==> flow/design.v <==
module std_fp_mult_pipe #(
    parameter WIDTH = 32,
    parameter INT_WIDTH = 16,
    parameter FRAC_WIDTH = 16,
    parameter SIGNED = 0
) (
    input  logic [WIDTH-1:0] left,
    input  logic [WIDTH-1:0] right,
    input  logic             go,
    input  logic             clk,
    input  logic             reset,
    output logic [WIDTH-1:0] out,
    output logic             done
);
  logic [WIDTH-1:0]          rtmp;
  logic [WIDTH-1:0]          ltmp;
  logic [(WIDTH << 1) - 1:0] out_tmp;
  logic done_buf[2:0];
  assign done = done_buf[2];
  assign out = out_tmp[(WIDTH << 1) - INT_WIDTH - 1 : WIDTH - INT_WIDTH];
  logic start;
  assign start = go & done_buf[0] == 0 & done_buf[1] == 0;
  always_ff @(posedge clk) begin
    if (start)
      done_buf[0] <= 1;
    else
      done_buf[0] <= 0;
  end
  always_ff @(posedge clk) begin
    if (go) begin
      done_buf[2] <= done_buf[1];
      done_buf[1] <= done_buf[0];
    end else begin
      done_buf[2] <= 0;
      done_buf[1] <= 0;
    end
  end
  always_ff @(posedge clk) begin
    if (reset) begin
      rtmp <= 0;
      ltmp <= 0;
      out_tmp <= 0;
    end else if (go) begin
      if (SIGNED) begin
        rtmp <= $signed(right);
        ltmp <= $signed(left);
        out_tmp <= $signed(
          { {WIDTH{ltmp[WIDTH-1]}}, ltmp} *
          { {WIDTH{rtmp[WIDTH-1]}}, rtmp}
        );
      end else begin
        rtmp <= right;
        ltmp <= left;
        out_tmp <= ltmp * rtmp;
      end
    end else begin
      rtmp <= 0;
      ltmp <= 0;
      out_tmp <= out_tmp;
    end
  end
endmodule
module std_fp_smult_pipe #(
    parameter WIDTH = 32,
    parameter INT_WIDTH = 16,
    parameter FRAC_WIDTH = 16
) (
    input  [WIDTH-1:0]              left,
    input  [WIDTH-1:0]              right,
    input  logic                    reset,
    input  logic                    go,
    input  logic                    clk,
    output logic [WIDTH-1:0]        out,
    output logic                    done
);
  std_fp_mult_pipe #(
    .WIDTH(WIDTH),
    .INT_WIDTH(INT_WIDTH),
    .FRAC_WIDTH(FRAC_WIDTH),
    .SIGNED(1)
  ) comp (
    .clk(clk),
    .done(done),
    .reset(reset),
    .go(go),
    .left(left),
    .right(right),
    .out(out)
  );
endmodule
; ---- Tool chain data of std_fp_smult_pipe
; Each step is given for the RTL above and for the edited RTL.
; "orig" refers to lines of the RTL above, "edited" to lines of the edited file.
; "delta": "edited" minus "orig" as printed here. "change_rel_pct": 100 x difference / "orig".
; Cell names lack the library's common part.
; Not given: -
[inputs]
top_module = std_fp_smult_pipe
clock_port = clk
cell_library = sky130hd
pvt_corner = tt_025C_1v80

; ---- Edit of the RTL
; Unified diff, file above to edited file.
; The edit is scripted, without regard to the design's behaviour, which it may alter; it was not made to optimise anything.
; begin of diff
@@ -13,5 +13,5 @@
     output logic             done
 );
-  logic [WIDTH-1:0]          rtmp;
+  logic [WIDTH:0]          rtmp;
   logic [WIDTH-1:0]          ltmp;
   logic [(WIDTH << 1) - 1:0] out_tmp;
; end of diff

; ---- Word level
; Yosys after proc, flatten, opt, wreduce and memory -nomap, before mapping. Enables and synchronous resets that opt folds into registers are not counted as muxes. Print and check cells are not counted. Equal cells are merged and count once.
[bits]
columns = element, orig, edited, delta, change_rel_pct
row1 = ff_bits, 115, 115, 0, 0.00
row2 = wordCells, 14, 14, 0, 0.00
[op_classes]
columns = element, orig, edited, delta, change_rel_pct
row1 = mul, 1, 1, 0, 0.00
row2 = muxes, 1, 1, 0, 0.00
row3 = logic, 5, 5, 0, 0.00
row4 = reduce_logical, 1, 1, 0, 0.00
[op_table]
columns = cell, orig, edited, delta, change_rel_pct
row1 = multiplier 32 x 32 -> 48 bit, 1, 0, -1, -100.00
row2 = multiplier 65 x 32 -> 48 bit, 0, 1, 1, -
; Unchanged operator kinds not shown: 4.

; ---- Longest topological paths
; Longest topological path by Yosys (ltp), each cell counted once; first at word level (registers and memories cut), then after technology mapping (sequential cells cut; the memories' decode and read muxes count).
[logic_depth]
columns = element, orig, edited, delta, change_rel_pct
row1 = word_depth, 4, 4, 0, 0.00
row2 = abc_area, 0, 0, -, -
row3 = mapped_depth, 30, 30, 0, 0.00
row4 = mapped_depth_nobuf, 27, 27, 0, 0.00

; ---- Synthesis result
; Yosys stat after the flow's synthesis: flattened, memories mapped to cells. It holds for the ABC_AREA given above (unset counts as 0); a run with the other value may have another netlist.
; Unchanged cell types not shown: 51.
[mapped]
columns = element, orig, edited, delta, change_rel_pct
row1 = stdcells, 3391, 3391, 0, 0.00
row2 = ffs, 99, 99, 0, 0.00
row3 = synth_area_um2, 31769.2, 31769.2, 0.0, 0.00
row4 = seqArea_um2, 1981.9, 1981.9, 0.0, 0.00
; By module: a second synthesis without flattening, with its own total; a netlist apart from the flattened one above.
[unflattened]
columns = element, orig, edited, delta, change_rel_pct
row1 = cells_unflattened, 3375, 3375, 0, 0.00
row2 = area_unflattened_um2, 31739.2, 31739.2, 0.0, 0.00
; Each row is one instance without its submodules.
[by_module_orig]
columns = mod, cells, n_inst, mod_area_um2, seq_area_um2
row1 = std_fp_mult_pipe, 3375, 1, 31739.2, 1981.9
row2 = std_fp_smult_pipe, 0, 1, 0.0, 0.0
[by_module_edited]
columns = mod, cells, n_inst, mod_area_um2, seq_area_um2
row1 = std_fp_mult_pipe, 3375, 1, 31739.2, 1981.9
row2 = std_fp_smult_pipe, 0, 1, 0.0, 0.0

; ---- Worst setup path after synthesis
; OpenSTA on the mapped netlist: ideal clock, no wires. The path of least setup slack (recovery checks aside). Input and output delay are each 20% of the period. Register names are those of the netlist, which keeps one name where synthesis merged equal registers.
[synth_path]
columns = element, orig, edited, delta, change_rel_pct
row1 = kind, reg-to-reg, reg-to-reg, -, -
row2 = startpoint, reg comp.ltmp[31], reg comp.ltmp[31], -, -
row3 = endpoint, reg comp.out_tmp[43], reg comp.out_tmp[43], -, -
row4 = setup_slack_ps, 216, 216, 0, -
row5 = n_path_buf, 2, 2, 0, 0.00
row6 = driving_pins, 26, 26, 0, 0.00
row7 = clock_period_ps, 7500, 7500, 0, 0.00
row8 = required_time_ps, 7384, 7384, 0, 0.00
row9 = delay_ps, 7284, 7284, 0, 0.00
row10 = arrival_time_ps, 7168, 7168, 0, 0.00
row11 = setup_time_ps, 116, 116, 0, -
row12 = period_less_setup_slack_ps, 7284, 7284, 0, 0.00
; "delay_ps" = arrival - input delay + setup time.
; "driving_pins" counts driving pins, that of a launching flip-flop among them; a cell with two outputs on the path counts twice.
; "period_less_setup_slack_ps" = period - worst setup slack (recovery checks aside). The figure is calculated, with input and output delays left at 20% of the set period.
; Between the ends stands the longest chain of elaborated cells between them, by number of cells; it is not shown to be the way that was timed. Of several equally long chains one is given.
; Each line given opens the expression or statement behind the cell; cells for indexed reads and writes are added by Yosys, which also makes memories of some case tables.
; A register here has more assigning lines than the two given.
[synth_between_orig]
path_cell_list = dfxtp_1 -> clkbuf_1 -> nand2_1 -> inv_1 -> fa_1 -> fa_1 -> fa_1 -> inv_1 -> fa_1 -> inv_1 -> fa_1 -> fa_1 -> fa_1 -> inv_1 -> fa_1 -> inv_1 -> ha_1 -> clkbuf_1 -> a21o_1 -> o21bai_1 -> a21o_1 -> a221oi_1 -> nand2_1 -> and2_1 -> or3_1 -> a31o_2
elab_chain_len = 1
[synth_lines_orig]
columns = element, line_no
row1 = from (decl), 16  ; logic [WIDTH-1:0]          ltmp;
row2 = from (assign), 46  ; ltmp <= $signed(left);
row3 = from (assign), 53  ; ltmp <= left;
row4 = multiplier 32 x 32 -> 48 bit, 48  ; { {WIDTH{ltmp[WIDTH-1]}}, ltmp} *
row5 = to (assign), 47  ; out_tmp <= $signed(
row6 = to (assign), 54  ; out_tmp <= ltmp * rtmp;
row7 = to (decl), 17  ; logic [(WIDTH << 1) - 1:0] out_tmp;
[synth_between_edited]
path_cell_list = dfxtp_1 -> clkbuf_1 -> nand2_1 -> inv_1 -> fa_1 -> fa_1 -> fa_1 -> inv_1 -> fa_1 -> inv_1 -> fa_1 -> fa_1 -> fa_1 -> inv_1 -> fa_1 -> inv_1 -> ha_1 -> clkbuf_1 -> a21o_1 -> o21bai_1 -> a21o_1 -> a221oi_1 -> nand2_1 -> and2_1 -> or3_1 -> a31o_2
elab_chain_len = 1
[synth_lines_edited]
columns = element, line_no
row1 = from (decl), 16  ; logic [WIDTH-1:0]          ltmp;
row2 = from (assign), 46  ; ltmp <= $signed(left);
row3 = from (assign), 53  ; ltmp <= left;
row4 = multiplier 65 x 32 -> 48 bit, 48  ; { {WIDTH{ltmp[WIDTH-1]}}, ltmp} *
row5 = to (assign), 47  ; out_tmp <= $signed(
row6 = to (assign), 54  ; out_tmp <= ltmp * rtmp;
row7 = to (decl), 17  ; logic [(WIDTH << 1) - 1:0] out_tmp;

; ---- Worst path after layout
; From the final timing report of each run of pair 1: the path of least setup slack in the routed layout; clock arrival at registers is part of the times.
; The path's times are printed in steps of 10 ps; the period is the one set.
[layout_path]
columns = element, orig, edited, delta, change_rel_pct
row1 = kind, reg-to-reg, reg-to-reg, -, -
row2 = startpoint, reg comp.ltmp[8], reg comp.ltmp[8], -, -
row3 = endpoint, reg comp.out_tmp[43], reg comp.out_tmp[43], -, -
row4 = setup_time_ps, 100, 100, 0, -
row5 = driving_pins, 25, 25, 0, 0.00
row6 = setup_slack_ps, 240, 240, 0, -
row7 = n_path_buf, 3, 3, 0, 0.00
row8 = required_time_ps, 7810, 7810, 0, 0.00
row9 = arrival_time_ps, 7580, 7580, 0, 0.00
row10 = clock_period_ps, 7500, 7500, 0, 0.00
; Between the ends stands the longest chain of elaborated cells between them, by number of cells; it is not shown to be the way that was timed. Of several equally long chains one is given.
; A register here has more assigning lines than the two given.
[layout_between_orig]
path_cell_list = dfxtp_1 -> buf_12 -> buf_4 -> and2_1 -> fa_1 -> fa_1 -> fa_1 -> inv_1 -> fa_1 -> inv_1 -> fa_1 -> fa_1 -> fa_1 -> fa_1 -> ha_1 -> a21oi_1 -> o21ai_0 -> nor2_1 -> a31oi_1 -> buf_4 -> o21ai_0 -> nand2_1 -> and2_1 -> or3_1 -> a31o_2
elab_chain_len = 1
[layout_lines_orig]
columns = element, line_no
row1 = from (decl), 16  ; logic [WIDTH-1:0]          ltmp;
row2 = from (assign), 46  ; ltmp <= $signed(left);
row3 = from (assign), 53  ; ltmp <= left;
row4 = multiplier 32 x 32 -> 48 bit, 48  ; { {WIDTH{ltmp[WIDTH-1]}}, ltmp} *
row5 = to (assign), 47  ; out_tmp <= $signed(
row6 = to (assign), 54  ; out_tmp <= ltmp * rtmp;
row7 = to (decl), 17  ; logic [(WIDTH << 1) - 1:0] out_tmp;
[layout_between_edited]
path_cell_list = dfxtp_1 -> buf_12 -> buf_4 -> and2_1 -> fa_1 -> fa_1 -> fa_1 -> inv_1 -> fa_1 -> inv_1 -> fa_1 -> fa_1 -> fa_1 -> fa_1 -> ha_1 -> a21oi_1 -> o21ai_0 -> nor2_1 -> a31oi_1 -> buf_4 -> o21ai_0 -> nand2_1 -> and2_1 -> or3_1 -> a31o_2
elab_chain_len = 1
[layout_lines_edited]
columns = element, line_no
row1 = from (decl), 16  ; logic [WIDTH-1:0]          ltmp;
row2 = from (assign), 46  ; ltmp <= $signed(left);
row3 = from (assign), 53  ; ltmp <= left;
row4 = multiplier 65 x 32 -> 48 bit, 48  ; { {WIDTH{ltmp[WIDTH-1]}}, ltmp} *
row5 = to (assign), 47  ; out_tmp <= $signed(
row6 = to (assign), 54  ; out_tmp <= ltmp * rtmp;
row7 = to (decl), 17  ; logic [(WIDTH << 1) - 1:0] out_tmp;

; ---- Layout results
; Runs of the flow (Yosys, OpenROAD) on both versions; the two runs of a pair have the same settings. The constraints put input and output delay at 20% of the set period each and load the outputs with 0.01 pF.
[settings_pair_1]
period_ns = 7.5
CAP_MARGIN = 20
CORE_MARGIN = 2
CORE_UTILIZATION = 40
SLEW_MARGIN = 20
[results_pair_1]
columns = element, orig, edited, delta, change_rel_pct
row1 = finish.utilization_pct, 44.8, 44.8, 0.0, -
row2 = design_power_mw, 2.771, 2.771, 0.000, 0.00
row3 = dieArea_um2, 81693.1, 81693.1, 0.0, 0.00
row4 = clock_period_reached_ps, 7264, 7264, 0, 0.00
row5 = synthArea_um2, 31769.2, 31769.2, 0.0, 0.00
row6 = layout_stdcell_area_um2, 35357.7, 35357.7, 0.0, 0.00
row7 = setup_ws_ps, 236, 236, 0, -
[settings_pair_2]
CAP_MARGIN = 15
CORE_ASPECT_RATIO = 1.72
CORE_UTILIZATION = 48
CTS_CLUSTER_DIAMETER = 277
GPL_TIMING_DRIVEN = 0
PLACE_DENSITY_LB_ADDON = 0.14
SETUP_SLACK_MARGIN = 2.19
SLEW_MARGIN = 30
period_ns = 7.82
CORE_MARGIN = 2
[results_pair_2]
columns = element, orig, edited, delta, change_rel_pct
row1 = finish.utilization_pct, 57.6, 57.6, 0.0, -
row2 = design_power_mw, 3.026, 3.026, 0.000, 0.00
row3 = dieArea_um2, 68336.3, 68336.3, 0.0, 0.00
row4 = clock_period_reached_ps, 7529, 7529, 0, 0.00
row5 = synthArea_um2, 31769.2, 31769.2, 0.0, 0.00
row6 = layout_stdcell_area_um2, 37663.6, 37663.6, 0.0, 0.00
row7 = setup_ws_ps, 291, 291, 0, -
; "clock_period_reached_ps" means the clock period less the worst setup slack. The figure is calculated, with input and output delays left at 20% of the set period.
; "design_power_mw" rests on the timing tool's default activity at the inputs, not on a simulated workload.
